==> flow/design.v <==
module cpu(clk,reset,s,load,in,out,N,V,Z,w);
  input clk, reset, s, load;
  input [15:0] in;
  output [15:0] out;
  output N, V, Z, w;
  wire [15:0] instruction_out;
  wire loada,loadb,loads,loadc,write,asel,bsel;
  wire [2:0] status;
  wire [1:0] op, ALUop, shift, vsel;
  wire [2:0] opcode, readnum, writenum, nsel;  
  wire [15:0] sximm5, sximm8; 
  wire [15:0] mdata = 16'b0;
  wire [7:0] PC = 8'b0;
  vDFFE #(16) instruct_reg(clk, load , in, instruction_out);  
  instruct_decoder decoder(   .instruction_out(instruction_out),
			        .nsel(nsel),
				.opcode(opcode),
				.op(op),
				.ALUop(ALUop),
				.sximm5(sximm5),
				.sximm8(sximm8),
				.shift(shift),
				.readnum(readnum),
				.writenum(writenum)
  );
  FSM state_machine(    .clk(clk),
			.reset(reset),
			.s(s),
			.w(w),
			.opcode(opcode),
			.op(op),
			.nsel(nsel),
			.loada(loada),
			.loadb(loadb),
			.loadc(loadc),
			.loads(loads),
			.vsel(vsel),
			.write(write),
			.asel(asel),
			.bsel(bsel)
  );
  datapath DP(          .clk(clk),
			.readnum(readnum),
			.writenum(writenum),
			.write(write),
			.vsel(vsel),
			.loada(loada),
			.loadb(loadb),
			.loadc(loadc),
			.loads(loads),
			.shift(shift),
			.ALUop(ALUop),
			.asel(asel),
			.bsel(bsel),
			.mdata(mdata),
			.status(status),
			.C(out),
			.sximm8(sximm8),
			.sximm5(sximm5),
			.PC(PC)
  );	
  assign N = status[0];
  assign V = status[1]; 
  assign Z = status[2];  
endmodule
module instruct_decoder( instruction_out, 
			 nsel, 
			 opcode,
			 op,
			 ALUop, 
			 sximm5, 
			 sximm8, 
			 shift,
			 readnum,
			 writenum );
  input [15:0] instruction_out;
  input [2:0] nsel;
  output [2:0] opcode;
  output reg [2:0] readnum, writenum;
  output [1:0] shift, ALUop, op;
  output [15:0] sximm5, sximm8;
  wire [2:0] Rn, Rd, Rm;
  wire [4:0] imm5;
  wire [7:0] imm8;
  setval retval(instruction_out,opcode,op,ALUop,imm5,imm8,shift,Rn,Rd,Rm);
  assign sximm5 = imm5[4] ? {11'b11111111111,imm5}:{11'b00000000000,imm5}; 
  assign sximm8 = imm8[7] ? {8'b11111111,imm8}:{8'b00000000,imm8};
  always @(*) 
    case(nsel)
      3'b001: {readnum,writenum} = {Rn,Rn};  
      3'b010: {readnum,writenum} = {Rd,Rd};  
      3'b100: {readnum,writenum} = {Rm,Rm};  
      default: {readnum,writenum} = 6'bx;  
    endcase
endmodule
module setval(instruction_out,opcode,op,ALUop,imm5,imm8,shift,Rn,Rd,Rm);
  input [15:0] instruction_out;
  output reg [2:0] opcode,Rn,Rd,Rm;
  output reg [1:0] op, ALUop, shift;
  output reg [4:0] imm5;
  output reg [7:0] imm8;
  always @(*) begin 
    casex(instruction_out)
	{5'b11010,11'bx}: {opcode,op,ALUop,Rn,imm8,imm5,Rd,shift,Rm} = {instruction_out[15:13],2'b10,2'b0,instruction_out[10:8],instruction_out[7:0],
						5'b0,3'b0,2'b0,3'b0}; 
	{8'b11000000,8'bx}: {opcode,op,ALUop,Rn,imm8,imm5,Rd,shift,Rm} = {instruction_out[15:13],2'b0,2'b0,3'b0,8'b0,5'b0, instruction_out[7:5],
						instruction_out[4:3],instruction_out[2:0]}; 
	{5'b10100,11'bx}: {opcode,op,ALUop,Rn,imm8,imm5,Rd,shift,Rm} = {instruction_out[15:13],2'b0,2'b0,instruction_out[10:8],
						8'b0,5'b0,instruction_out[7:5],instruction_out[4:3],instruction_out[2:0]}; 
	{5'b10101,11'bx}: {opcode,op,ALUop,Rn,imm8,imm5,Rd,shift,Rm} = {instruction_out[15:13],2'b01,2'b01,instruction_out[10:8],
						8'b0,5'b0,3'b0, instruction_out[4:3], instruction_out[2:0]}; 
 	{5'b10110,11'bx}: {opcode,op,ALUop,Rn,imm8,imm5,Rd,shift,Rm} = {instruction_out[15:13],2'b10,2'b10,instruction_out[10:8],
						8'b0,5'b0,instruction_out[7:5],instruction_out[4:3],instruction_out[2:0]}; 
	{5'b10111,11'bx}: {opcode,op,ALUop,Rn,imm8,imm5,Rd,shift,Rm} = {instruction_out[15:13],2'b11,2'b11,3'b0,
						8'b0,5'b0,instruction_out[7:5],instruction_out[4:3],instruction_out[2:0]}; 
	default: {opcode,op,ALUop,Rn,imm8,imm5,Rd,shift,Rm} = {3'bx,2'bx,2'bx,3'bx,8'bx,5'bx,3'bx,2'bx,3'bx};  
    endcase
end
endmodule
module datapath(clk, readnum, vsel, loada, loadb, shift, asel, bsel,
		ALUop, loadc, loads, writenum, write, mdata, 
		status, C, sximm8, PC, sximm5);
  input clk, loada, loadb, loadc, loads, asel, bsel, write;
  input [1:0] vsel;
  input [1:0] shift, ALUop; 
  input [2:0] writenum, readnum;  
  input [15:0] mdata, sximm8, sximm5;
  input [7:0] PC;
  output wire [2:0] status;
  output wire [15:0] C;
  reg [15:0] data_in;
  wire [15:0] muxa, muxb, aout, bout, bout_shift, data_out, ALUout;
  wire [2:0] status_out;
  always @(*)
    case(vsel)
      2'b00: data_in = C;
      2'b01: data_in = {8'b0,PC};
      2'b10: data_in = sximm8;
      2'b11: data_in = mdata;
    endcase
  regfile REGFILE( .clk(clk), 
           		.write(write),
			.writenum(writenum),
			.readnum(readnum),
			.data_in(data_in),
			.data_out(data_out)
  );
  vDFFE #(16) reg_a(clk, loada, data_out, aout);
  vDFFE #(16) reg_b(clk, loadb, data_out, bout); 
  vDFFE #(16) reg_c(clk, loadc, ALUout, C);
  vDFFE #(3) status_block(.clk(clk), .en(loads), .in(status_out), .out(status));
  shifter shift_b(shift, bout, bout_shift);
  assign muxa = asel ? 16'b0:aout;
  assign muxb = bsel ? sximm5:bout_shift;
  alu ALU( .ALUop(ALUop), .Ain(muxa), .Bin(muxb), .out(ALUout), .status(status_out));
endmodule 
module regfile(clk,write,writenum,readnum,data_in,data_out);
  input clk,write;
  input [2:0] writenum, readnum;
  input [15:0] data_in;
  output [15:0] data_out;
  wire [7:0] readout, writeout;
  wire [15:0] R7, R6, R5, R4, R3, R2, R1, R0;
  dec #(3,8) read_num(readnum, readout);
  dec #(3,8) write_num(writenum, writeout);
  vDFFE #(16) write_reg0(clk, (write & writeout[0]), data_in, R0);
  vDFFE #(16) write_reg1(clk, (write & writeout[1]), data_in, R1);
  vDFFE #(16) write_reg2(clk, (write & writeout[2]), data_in, R2);
  vDFFE #(16) write_reg3(clk, (write & writeout[3]), data_in, R3);
  vDFFE #(16) write_reg4(clk, (write & writeout[4]), data_in, R4);
  vDFFE #(16) write_reg5(clk, (write & writeout[5]), data_in, R5);
  vDFFE #(16) write_reg6(clk, (write & writeout[6]), data_in, R6);
  vDFFE #(16) write_reg7(clk, (write & writeout[7]), data_in, R7);
  mux8 #(16) read_mux(R7, R6, R5, R4, R3, R2, R1, R0, readout, data_out);
endmodule
module dec(a,b);
  parameter n = 2;
  parameter m = 4;
  input [n-1:0] a;
  output [m-1:0] b;
  wire[m-1:0] b = 1<<a;
endmodule 
module vDFFE(clk,en,in,out);
  parameter n = 3;
  input clk, en;
  input [n-1:0] in;
  output reg [n-1:0] out;
  wire [n-1:0] nextout;
  assign nextout = en ? in:out;
  always @(posedge clk)
    out <= nextout;
  endmodule 
module mux8(r7, r6, r5, r4, r3, r2, r1, r0, s, b);
  parameter k = 1;
  input [k-1:0] r7, r6, r5, r4, r3, r2, r1, r0;
  input [7:0] s;
  output [k-1:0] b;
  wire [k-1:0] b = ({k{s[0]}} & r0) |
		   ({k{s[1]}} & r1) |    
		   ({k{s[2]}} & r2) |
		   ({k{s[3]}} & r3) | 
		   ({k{s[4]}} & r4) |
		   ({k{s[5]}} & r5) |
		   ({k{s[6]}} & r6) |
		   ({k{s[7]}} & r7) ;
endmodule
module shifter(shift,bin,out);
input [15:0] bin;
input [1:0] shift;
output reg [15:0] out;  
  always @(*) begin
    case(shift) 
      2'b01: out = bin << 1;  
      2'b10: out = bin >> 1;  
      2'b11: out = $signed(bin) >>> 1;  
      default: out = bin;  
    endcase 
  end 
endmodule 
module alu(ALUop,Ain,Bin,out,status);
  input [1:0] ALUop; 
  input [15:0] Ain, Bin;
  output reg [15:0] out;
  output [2:0] status;
  wire ovf;
  wire [15:0] sout;
  Addsub #(16) a(Ain, Bin, 1'b1, sout, ovf);
  assign status[2] = ((out == 16'b0) ? 1'b1:1'b0);  
  assign status[1] = ovf;  
  assign status[0] = out[15];  
  always @(*) begin
    case (ALUop)
      2'b00: out = Ain + Bin;
      2'b01: out = Ain - Bin; 
      2'b10: out = Ain & Bin;
      2'b11: out = ~Bin;
      default: out = 16'bx;
    endcase	
  end
endmodule
module Addsub(a,b,sub,s,ovf);
  parameter n = 8;
  input [n-1:0] a, b;  
  input sub ;  
  output [n-1:0] s;
  output ovf;   
  wire c1, c2;
  assign ovf = c1 ^ c2;  
  Adder1 #(n-1) ai(a[n-2:0],b[n-2:0]^{n-1{sub}},sub,c1,s[n-2:0]);
  Adder1 #(1) as(a[n-1],b[n-1]^sub,c1,c2,s[n-1]);
endmodule 
module Adder1(a,b,cin,cout,s);
  parameter n = 8;
  input [n-1:0] a, b;
  input cin ;
  output [n-1:0] s;
  output cout;
  assign {cout, s} = a + b + cin;
endmodule
module FSM(clk, reset, s, w, opcode, op, nsel,loada,loadb,loadc,vsel,write,loads,asel,bsel);
  input clk, reset, s;
  input [2:0] opcode;
  input [1:0] op;
  output w;
  output reg [2:0] nsel;
  output reg loada,loadb,loadc,loads,write,asel,bsel;
  output reg [1:0] vsel;
  wire [2:0] state;
  reg load_s;
  reg [2:0] next_state;
  assign w = load_s ? 1'b0:1'b1;  
  assign state =  reset ? 3'b000:next_state;
  always @(posedge clk) begin
    casex({reset,w,s,opcode,op,state})
	11'b1xxxxxxxxxx: {load_s, nsel, next_state,loada,loadb,loadc,vsel,write,loads,asel,bsel} 
				<= {1'b0,3'b000,3'b000,1'b0,1'b0,1'b0,2'b00,1'b0,1'b0,1'b0,1'b0};  
	{8'bx10xxxxx,3'b000}: {load_s,nsel,next_state,loada,loadb,loadc,vsel,write,loads,asel,bsel}
				<= {1'b0,3'b000,3'b000,1'b0,1'b0,1'b0,2'b00,1'b0,1'b0,1'b0,1'b0};  
	{8'bx1111010,3'b000}: {load_s, nsel, next_state,loada,loadb,loadc,vsel,write,loads,asel,bsel} 
				<= {1'b1,3'b001,3'b001,1'b0,1'b0,1'b0,2'b10,1'b1,1'b0,1'b0,1'b0};  
	{8'b00x11010,3'b001}: {load_s, nsel, next_state,loada,loadb,loadc,vsel,write,loads,asel,bsel} 
				<= {1'b0,3'b000,3'b000,1'b0,1'b0,1'b0,2'b00,1'b0,1'b0,1'b0,1'b0};  
        {8'b01111000,3'b000}: {load_s, nsel, next_state,loada,loadb,loadc,vsel,write,loads,asel,bsel} 
				<= {1'b1,3'b100,3'b001,1'b0,1'b1,1'b0,2'b10,1'b0,1'b0,1'b0,1'b0};  
	{8'b00x11000,3'b001}: {load_s,nsel,next_state,loada,loadb,loadc,vsel,write,loads,asel,bsel}
				<= {1'b1,3'b000,3'b010,1'b0,1'b0,1'b1,2'b00,1'b0,1'b0,1'b1,1'b0};  
	{8'b00x11000,3'b010}: {load_s,nsel,next_state,loada,loadb,loadc,vsel,write,loads,asel,bsel}
				<= {1'b1,3'b010,3'b011,1'b0,1'b0,1'b0,2'b00,1'b1,1'b0,1'b0,1'b0};  
	{8'b00x11000,3'b011}: {load_s,nsel,next_state,loada,loadb,loadc,vsel,write,loads,asel,bsel}
				<= {1'b0,3'b000,3'b000,1'b0,1'b0,1'b0,2'b00,1'b0,1'b0,1'b0,1'b0};  
	{8'b01110100,3'b000}: {load_s,nsel,next_state,loada,loadb,loadc,vsel,write,loads,asel,bsel}
				<= {1'b1,3'b001,3'b001,1'b1,1'b0,1'b0,2'b10,1'b0,1'b0,1'b0,1'b0};  
	{8'b00x10100,3'b001}: {load_s,nsel,next_state,loada,loadb,loadc,vsel,write,loads,asel,bsel}
				<= {1'b1,3'b100,3'b010,1'b0,1'b1,1'b0,2'b10,1'b0,1'b0,1'b0,1'b0};  
	{8'b00x10100,3'b010}: {load_s,nsel,next_state,loada,loadb,loadc,vsel,write,loads,asel,bsel}
				<= {1'b1,3'b000,3'b011,1'b0,1'b0,1'b1,2'b00,1'b0,1'b0,1'b0,1'b0};  
	{8'b00x10100,3'b011}: {load_s,nsel,next_state,loada,loadb,loadc,vsel,write,loads,asel,bsel}
				<= {1'b1,3'b010,3'b100,1'b0,1'b0,1'b0,2'b00,1'b1,1'b0,1'b0,1'b0};  
	{8'b00x10100,3'b100}: {load_s,nsel,next_state,loada,loadb,loadc,vsel,write,loads,asel,bsel}
				<= {1'b0,3'b000,3'b000,1'b0,1'b0,1'b0,2'b00,1'b0,1'b0,1'b0,1'b0};  
	{8'b01110101,3'b000}: {load_s,nsel,next_state,loada,loadb,loadc,vsel,write,loads,asel,bsel}
				<= {1'b1,3'b001,3'b001,1'b1,1'b0,1'b0,2'b10,1'b0,1'b0,1'b0,1'b0};  
	{8'b00x10101,3'b001}: {load_s,nsel,next_state,loada,loadb,loadc,vsel,write,loads,asel,bsel}
				<= {1'b1,3'b100,3'b010,1'b0,1'b1,1'b0,2'b10,1'b0,1'b0,1'b0,1'b0};  
	{8'b00x10101,3'b010}: {load_s,nsel,next_state,loada,loadb,loadc,vsel,write,loads,asel,bsel}
				<= {1'b1,3'b000,3'b011,1'b0,1'b0,1'b0,2'b00,1'b0,1'b1,1'b0,1'b0};  
   	{8'b00x10101,3'b011}: {load_s,nsel,next_state,loada,loadb,loadc,vsel,write,loads,asel,bsel}
				<= {1'b0,3'b000,3'b000,1'b0,1'b0,1'b0,2'b00,1'b0,1'b0,1'b0,1'b0};  
	{8'b01110110,3'b000}: {load_s,nsel,next_state,loada,loadb,loadc,vsel,write,loads,asel,bsel}
				<= {1'b1,3'b001,3'b001,1'b1,1'b0,1'b0,2'b10,1'b0,1'b0,1'b0,1'b0};  
	{8'b00x10110,3'b001}: {load_s,nsel,next_state,loada,loadb,loadc,vsel,write,loads,asel,bsel}
				<= {1'b1,3'b100,3'b010,1'b0,1'b1,1'b0,2'b10,1'b0,1'b0,1'b0,1'b0};  
	{8'b00x10110,3'b010}: {load_s,nsel,next_state,loada,loadb,loadc,vsel,write,loads,asel,bsel}
				<= {1'b1,3'b000,3'b011,1'b0,1'b0,1'b1,2'b00,1'b0,1'b0,1'b0,1'b0};  
	{8'b00x10110,3'b011}: {load_s,nsel,next_state,loada,loadb,loadc,vsel,write,loads,asel,bsel}
				<= {1'b1,3'b010,3'b100,1'b0,1'b0,1'b0,2'b00,1'b1,1'b0,1'b0,1'b0};  
	{8'b00x10110,3'b100}: {load_s,nsel,next_state,loada,loadb,loadc,vsel,write,loads,asel,bsel}
				<= {1'b0,3'b000,3'b000,1'b0,1'b0,1'b0,2'b00,1'b0,1'b0,1'b0,1'b0};  
	{8'b01110111,3'b000}: {load_s,nsel,next_state,loada,loadb,loadc,vsel,write,loads,asel,bsel}
				<= {1'b1,3'b100,3'b001,1'b0,1'b1,1'b0,2'b10,1'b0,1'b0,1'b1,1'b0};  
	{8'b00x10111,3'b001}: {load_s,nsel,next_state,loada,loadb,loadc,vsel,write,loads,asel,bsel}
				<= {1'b1,3'b000,3'b010,1'b0,1'b0,1'b1,2'b00,1'b0,1'b0,1'b1,1'b0};  
	{8'b00x10111,3'b010}: {load_s,nsel,next_state,loada,loadb,loadc,vsel,write,loads,asel,bsel}
				<= {1'b1,3'b010,3'b011,1'b0,1'b0,1'b0,2'b00,1'b1,1'b0,1'b0,1'b0};  
	{8'b00x10111,3'b011}: {load_s,nsel,next_state,loada,loadb,loadc,vsel,write,loads,asel,bsel}
				<= {1'b0,3'b000,3'b000,1'b0,1'b0,1'b0,2'b00,1'b0,1'b0,1'b0,1'b0};  
	default: {load_s,nsel,next_state,loada,loadb,loadc,vsel,write,loads,asel,bsel}
				<= {1'b0,3'b000,3'b000,1'b0,1'b0,1'b0,2'b00,1'b0,1'b0,1'b0,1'b0};  
   endcase
  end
endmodule 
## Step by step through the tools: cpu

What the tools print for cpu, step after step.
Lines are those of the file above, counted from 1.
Cell names lack the library's common part.
The mark - stands for no value.

| design | value |
|---|---|
| design top | cpu |
| clock port | clk |
| cell library | sky130hd |
| corner | tt_025C_1v80 |

## Word-level counts

Counts by Yosys on the flattened word-level netlist (proc, flatten, opt, wreduce; memories kept). Register bits leave out memories and registers merged into their read ports (data or address). Print and check cells are left out. Cells with the same type and inputs are merged into one.

| cells by class | value |
|---|---|
| shift operators | 2 |
| reductions and logical operators | 10 |
| add/subtract/negate cells | 6 |
| mux-type cells | 13 |
| bitwise operators | 28 |
| equal/unequal tests | 36 |

Operators by type and width:

| kind | count |
|---|---|
| 31-bit case mux with 6-bit select | 1 |
| 16-bit case mux with 10-bit select | 1 |
| 16-bit bitwise AND | 9 |
| 10-bit by 8-bit equality test with 1-bit output (second input constant) | 12 |
| 16-bit OR | 7 |
| 16-bit case mux with 3-bit select | 2 |
| 16-bit case mux with 4-bit select | 1 |
| 16-bit two-way mux | 4 |
| 11-bit by 10-bit equality test with 1-bit output (second input constant) | 5 |
| 5-bit equality test (second input constant) | 5 |
| 6-bit case mux with 3-bit select | 1 |
| 15-bit by 15-bit adder with 16-bit output | 1 |
| 16-bit by 1-bit adder with 16-bit output (second input constant) | 1 |
| 16-bit adder | 1 |
| 16-bit subtractor | 1 |
| 16-bit NOT | 1 |
| 16-bit zero test | 1 |
| 2-bit by 3-bit << shifter with 8-bit output (first input constant) | 2 |
| 15-bit NOT | 1 |
| 2-bit equality test (second input constant) | 6 |
| 10-bit equality test (second input constant) | 1 |
| 2-bit OR reduction | 5 |
| 1-bit bitwise AND | 8 |
| 8-bit equality test (second input constant) | 1 |
| 2-bit by 1-bit equality test with 1-bit output (second input constant) | 3 |
| 3-bit OR reduction | 2 |
| 2-bit zero test | 2 |
| 3-bit by 1-bit equality test with 1-bit output (second input constant) | 1 |

Not listed: further kinds 8, cells in them 9.

| storage and ports | value |
|---|---|
| output and inout bits | 20 |
| bits of input ports | 20 |
| bits in registers | 211 |

## Depth

Yosys ltp: most cells in a row. Word level: on the elaborated netlist, between registers, memories and ports. Mapped: between sequential cells and ports; inverters and the memories' decode and read muxes count.

| depth | value |
|---|---|
| word-level depth | 12 |
| ABC_AREA | 0 |
| gate-level depth with buffers | 22 |

## After synthesis

Yosys stat after the flow's synthesis: flattened, memories mapped to cells. It holds for the ABC_AREA given above (unset counts as 0); a run with the other value may have another netlist.
Totals and module areas in this step are rounded.

Cell types:

| type | count | total area (um^2) |
|---|---|---|
| edfxtp_1 | 195 | 5.86E+03 |
| ha_1 | 46 | 575.552 |
| nand2_1 | 113 | 424.157 |
| o21ai_0 | 63 | 315.302 |
| a21oi_1 | 55 | 275.264 |
| dfxtp_1 | 13 | 260.25 |
| xnor2_1 | 23 | 201.443 |
| nand3_1 | 38 | 190.182 |
| nor2_1 | 50 | 187.68 |
| a221oi_1 | 18 | 157.651 |
| inv_1 | 40 | 150.144 |
| nor2b_1 | 21 | 131.376 |
| mux2i_1 | 10 | 100.096 |
| clkbuf_1 | 25 | 93.84 |
| a22oi_1 | 10 | 75.072 |
| a31oi_1 | 10 | 62.56 |
| buf_6 | 5 | 56.304 |
| nand2b_1 | 8 | 50.048 |

Other cell types: 56; their cells: 133.

| synthesis totals | value |
|---|---|
| sequential part of the area | 6120 um^2 |
| flip-flop cells | 208 |
| mapped area | 10200 um^2 |
| standard cells after synthesis | 876 |

The figures by module come from a second, unflattened synthesis with its own total; it is not the netlist above.

| unflattened totals | value |
|---|---|
| cell total of the unflattened synthesis | 951 |
| area (unflattened synthesis) | 11700 um^2 |

Each row is one instance without its submodules.

Modules:

| module | cells | instances | area (um^2) |
|---|---|---|---|
| vDFFE (n=16) | 16 | 12 | 480 |
| alu | 240 | 1 | 1620 |
| mux8 (k=16) | 96 | 1 | 779 |
| Adder1 (n=15) | 101 | 1 | 736 |
| datapath | 65 | 1 | 701 |
| FSM | 78 | 1 | 689 |
| shifter | 51 | 1 | 355 |
| setval | 41 | 1 | 332 |
| instruct_decoder | 39 | 1 | 284 |
| Addsub (n=16) | 19 | 1 | 180 |
| dec | 8 | 2 | 65.1 |
| vDFFE (n=3) | 3 | 1 | 90.1 |
| regfile | 8 | 1 | 50.0 |
| Adder1 (n=1) | 1 | 1 | 20.0 |
| cpu | 1 | 1 | 3.8 |

## Worst setup path after synthesis

OpenSTA on the mapped netlist: ideal clock, no wires. The path of least setup slack (recovery checks aside). Input and output delay are each 20% of the period. Register names are those of the netlist, which keeps one name where synthesis merged equal registers.

| path after synthesis | value |
|---|---|
| path kind | flip-flop to flip-flop |
| start point | register instruct_reg.out[13] |
| end point | register DP.status_block.out[2] |
| slack | 2.744 ns |
| data arrival time | 4.066 ns |
| path buffers | 3 |
| delay of the path | 4.256 ns |
| clock period | 7.0 ns |
| stages on the path | 22 |
| required time | 6.810 ns |
| setup time | 0.190 ns |
| period reached after synthesis | 4.256 ns |

"delay of the path" = arrival - input delay + setup time.
"stages on the path" counts driving pins, that of a launching flip-flop among them; a cell with two outputs on the path counts twice.
"period reached after synthesis" = period - worst setup slack (recovery checks aside). The figure is calculated, with input and output delays left at 20% of the set period.
The rows between start and end are the longest chain of elaborated cells between them; the timing report does not say that the signal goes this way. Where chains are equally long, one stands for them.
Each line given opens the expression or statement behind the cell; cells for indexed reads and writes are added by Yosys, which also makes memories of some case tables.

| on the way, after synthesis | value |
|---|---|
| cell sequence | edfxtp_1 -> and3b_1 -> a31oi_1 -> buf_6 -> buf_6 -> buf_6 -> o21ai_0 -> and2_1 -> ha_1 -> nor2_1 -> xnor2_1 -> ha_1 -> nor2b_1 -> o31a_1 -> o21ba_2 -> o21ai_1 -> a21oi_1 -> a21oi_1 -> xor2_1 -> o21ai_0 -> or2_2 -> a2111oi_2 |
| cells in the longest elaborated chain | 9 |
| elaborated cells on any way between the ends | 24 |
| those cells by class | add/sub (2); eq/ne (12); mux (6); logic (2); reduce/logical (2) |

RTL lines, path after synthesis:

| element | RTL line | RTL |
|---|---|---|
| start, declared | 187 | `output reg [n-1:0] out;` |
| start, assigned | 191 | `out <= nextout;` |
| 5-bit equality test | 103 | `casex(instruction_out)` |
| 31-bit case mux with 6-bit select | 103 |  |
| 2-bit equality test | 212 | `case(shift)` |
| 16-bit case mux with 3-bit select | 212 |  |
| 16-bit two-way mux | 154 | `assign muxb = bsel ? sximm5:bout_shift;` |
| 16-bit subtractor | 234 | `2'b01: out = Ain - Bin;` |
| 16-bit case mux with 4-bit select | 232 | `case (ALUop)` |
| 16-bit zero test | 228 | `assign status[2] = ((out == 16'b0) ? 1'b1:1'b0);` |
| 1-bit two-way mux | 228 |  |
| end, assigned | 191 |  |
| end, declared | 187 |  |

Nets of the timed path that keep an RTL name, with a line that drives or declares them; the list need not be complete.

Nets with RTL names, path after synthesis:

| net | RTL line |
|---|---|
| DP.ALU.out[14] | 232 |

## Worst path after layout

Path of least setup slack in the final report of run 1 (OpenROAD, finished layout, wires in). Where an end is a register, its clock arrival counts in the times.

| path post-layout | value |
|---|---|
| path kind | flip-flop to flip-flop |
| start point | register instruct_reg.out[11] |
| end point | register DP.status_block.out[2] |
| setup time | 0.20 ns |
| clock period | 7.0 ns |
| slack | 1.76 ns |
| required time | 7.33 ns |
| stages on the path | 19 |
| path buffers | 1 |
| data arrival time | 5.57 ns |

The rows between start and end are the longest chain of elaborated cells between them; the timing report does not say that the signal goes this way. Where chains are equally long, one stands for them.

| on the way, post-layout | value |
|---|---|
| cell sequence | edfxtp_1 -> buf_4 -> nor2_1 -> a31o_2 -> a31oi_1 -> o221ai_2 -> ha_1 -> nand2_1 -> o21ai_0 -> fa_1 -> nor2b_1 -> o31a_1 -> a211oi_1 -> a31oi_1 -> o21ai_1 -> or4_1 -> nor3_1 -> nand4b_1 -> a2111oi_2 |
| cells in the longest elaborated chain | 9 |
| elaborated cells on any way between the ends | 24 |
| those cells by class | add/sub (2); eq/ne (12); mux (6); logic (2); reduce/logical (2) |

RTL lines, path post-layout:

| element | RTL line | RTL |
|---|---|---|
| start, declared | 187 | `output reg [n-1:0] out;` |
| start, assigned | 191 | `out <= nextout;` |
| 5-bit equality test | 103 | `casex(instruction_out)` |
| 31-bit case mux with 6-bit select | 103 |  |
| 2-bit equality test | 212 | `case(shift)` |
| 16-bit case mux with 3-bit select | 212 |  |
| 16-bit two-way mux | 154 | `assign muxb = bsel ? sximm5:bout_shift;` |
| 16-bit subtractor | 234 | `2'b01: out = Ain - Bin;` |
| 16-bit case mux with 4-bit select | 232 | `case (ALUop)` |
| 16-bit zero test | 228 | `assign status[2] = ((out == 16'b0) ? 1'b1:1'b0);` |
| 1-bit two-way mux | 228 |  |
| end, assigned | 191 |  |
| end, declared | 187 |  |

Nets of the timed path that keep an RTL name, with a line that drives or declares them; the list need not be complete.

Nets with RTL names, path post-layout:

| net | RTL line |
|---|---|
| DP.ALU.out[4] | 232 |

Appendix: measured runs

3 stored runs of cpu in the flow (synthesis by Yosys, layout by OpenROAD, sky130hd cells), in arbitrary order. Constraints: input delay and output delay 20% of the set period each, output load 0.01 pF.
"reached clock period" is the run's clock period less its worst setup slack. It is reckoned from that one timing run; input and output delays stay at 20% of the period that was set.
"critical setup path time" = time allowed to the worst setup path (clock period - input delay - output delay, where it has them) - its slack; a late launch clock adds to it, a late capture clock takes from it.
"total design power" is the tool's figure for a default switching activity; nothing was simulated.
The results are shown rounded.

## Run 1

==> flow/run.sh <==
#!/bin/bash
# the make line also repeats the synthesis and layout settings of config.mk as NAME=value (left out here)
make -C /OpenROAD-flow-scripts/flow DESIGN_CONFIG=/design/flow/config.mk WORK_HOME=/design/flow/orfs CLKGATE_MAP_FILE= finish
==> flow/config.mk <==
export PLATFORM = sky130hd
export DESIGN_NAME = cpu
export DESIGN_NICKNAME = cpu
export VERILOG_FILES = /design/flow/design.v
export SDC_FILE = /design/flow/constraint.sdc
export NUM_CORES = 4
export LEC_CHECK = 0
export CAP_MARGIN = 20
export CORE_MARGIN = 2
export CORE_UTILIZATION = 40
export CTS_CLUSTER_DIAMETER = 249
export MIN_ROUTING_LAYER = met2
export SLEW_MARGIN = 20
==> flow/constraint.sdc <==
create_clock -name core_clock -period 7.0 [get_ports {clk}]
set_input_delay 1.4000 -clock core_clock [delete_from_list [all_inputs] [get_ports {clk}]]
set_output_delay 1.4000 -clock core_clock [all_outputs]
set_load 0.01 [all_outputs]

| result of run 1 | value |
|---|---|
| area of the die | 26900 um^2 |
| setup slack of the worst path | 1.76 ns |
| worst hold slack in the final report | 0.522 ns |
| standard-cell area after routing | 11800 um^2 |
| mapped cell area after synthesis | 10200 um^2 |
| critical setup path time | 5.24 ns |
| worst setup path kind | flip-flop to flip-flop |
| reached clock period | 5.239 ns |
| total negative setup slack | 0.000 ns |
| total design power | 0.00292 W |
| utilization | 46.8 % |

## Run 2

==> flow/run.sh <==
#!/bin/bash
# the make line also repeats the synthesis and layout settings of config.mk as NAME=value (left out here)
make -C /OpenROAD-flow-scripts/flow DESIGN_CONFIG=/design/flow/config.mk WORK_HOME=/design/flow/orfs CLKGATE_MAP_FILE= finish
==> flow/config.mk <==
export PLATFORM = sky130hd
export DESIGN_NAME = cpu
export DESIGN_NICKNAME = cpu
export VERILOG_FILES = /design/flow/design.v
export SDC_FILE = /design/flow/constraint.sdc
export NUM_CORES = 4
export LEC_CHECK = 0
export ABC_AREA = 0
export CAP_MARGIN = 30
export CELL_PAD_IN_SITES_DETAIL_PLACEMENT = 0
export CELL_PAD_IN_SITES_GLOBAL_PLACEMENT = 0
export CORE_ASPECT_RATIO = 0.85
export CORE_MARGIN = 7
export CORE_UTILIZATION = 33
export CTS_CLUSTER_DIAMETER = 363
export CTS_CLUSTER_SIZE = 26
export GPL_TIMING_DRIVEN = 0
export HOLD_SLACK_MARGIN = 0.13
export MIN_ROUTING_LAYER = met2
export SETUP_SLACK_MARGIN = 2.74
export SLEW_MARGIN = 20
==> flow/constraint.sdc <==
create_clock -name core_clock -period 9.7 [get_ports {clk}]
set_input_delay 1.9400 -clock core_clock [delete_from_list [all_inputs] [get_ports {clk}]]
set_output_delay 1.9400 -clock core_clock [all_outputs]
set_load 0.01 [all_outputs]

| result of run 2 | value |
|---|---|
| mapped cell area after synthesis | 10200 um^2 |
| total design power | 0.00175 W |
| worst hold slack in the final report | 0.518 ns |
| area of the die | 36200 um^2 |
| setup slack of the worst path | 4.32 ns |
| total negative setup slack | 0.000 ns |
| standard-cell area after routing | 11600 um^2 |
| reached clock period | 5.383 ns |
| critical setup path time | 5.38 ns |
| worst setup path kind | flip-flop to flip-flop |
| utilization | 38.0 % |

## Run 3

==> flow/run.sh <==
#!/bin/bash
# the make line also repeats the synthesis and layout settings of config.mk as NAME=value (left out here)
make -C /OpenROAD-flow-scripts/flow DESIGN_CONFIG=/design/flow/config.mk WORK_HOME=/design/flow/orfs CLKGATE_MAP_FILE= finish
==> flow/config.mk <==
export PLATFORM = sky130hd
export DESIGN_NAME = cpu
export DESIGN_NICKNAME = cpu
export VERILOG_FILES = /design/flow/design.v
export SDC_FILE = /design/flow/constraint.sdc
export NUM_CORES = 4
export LEC_CHECK = 0
export CAP_MARGIN = 20
export CORE_MARGIN = 2
export CORE_UTILIZATION = 56
export CTS_CLUSTER_DIAMETER = 249
export MIN_ROUTING_LAYER = met2
export SLEW_MARGIN = 20
export TNS_END_PERCENT = 70
==> flow/constraint.sdc <==
create_clock -name core_clock -period 7.0 [get_ports {clk}]
set_input_delay 1.4000 -clock core_clock [delete_from_list [all_inputs] [get_ports {clk}]]
set_output_delay 1.4000 -clock core_clock [all_outputs]
set_load 0.01 [all_outputs]

| result of run 3 | value |
|---|---|
| setup slack of the worst path | 1.61 ns |
| critical setup path time | 5.39 ns |
| worst setup path kind | flip-flop to flip-flop |
| area of the die | 19400 um^2 |
| reached clock period | 5.389 ns |
| standard-cell area after routing | 11600 um^2 |
| total design power | 0.00285 W |
| total negative setup slack | 0.000 ns |
| mapped cell area after synthesis | 10200 um^2 |
| utilization | 64.4 % |
| worst hold slack in the final report | 0.523 ns |
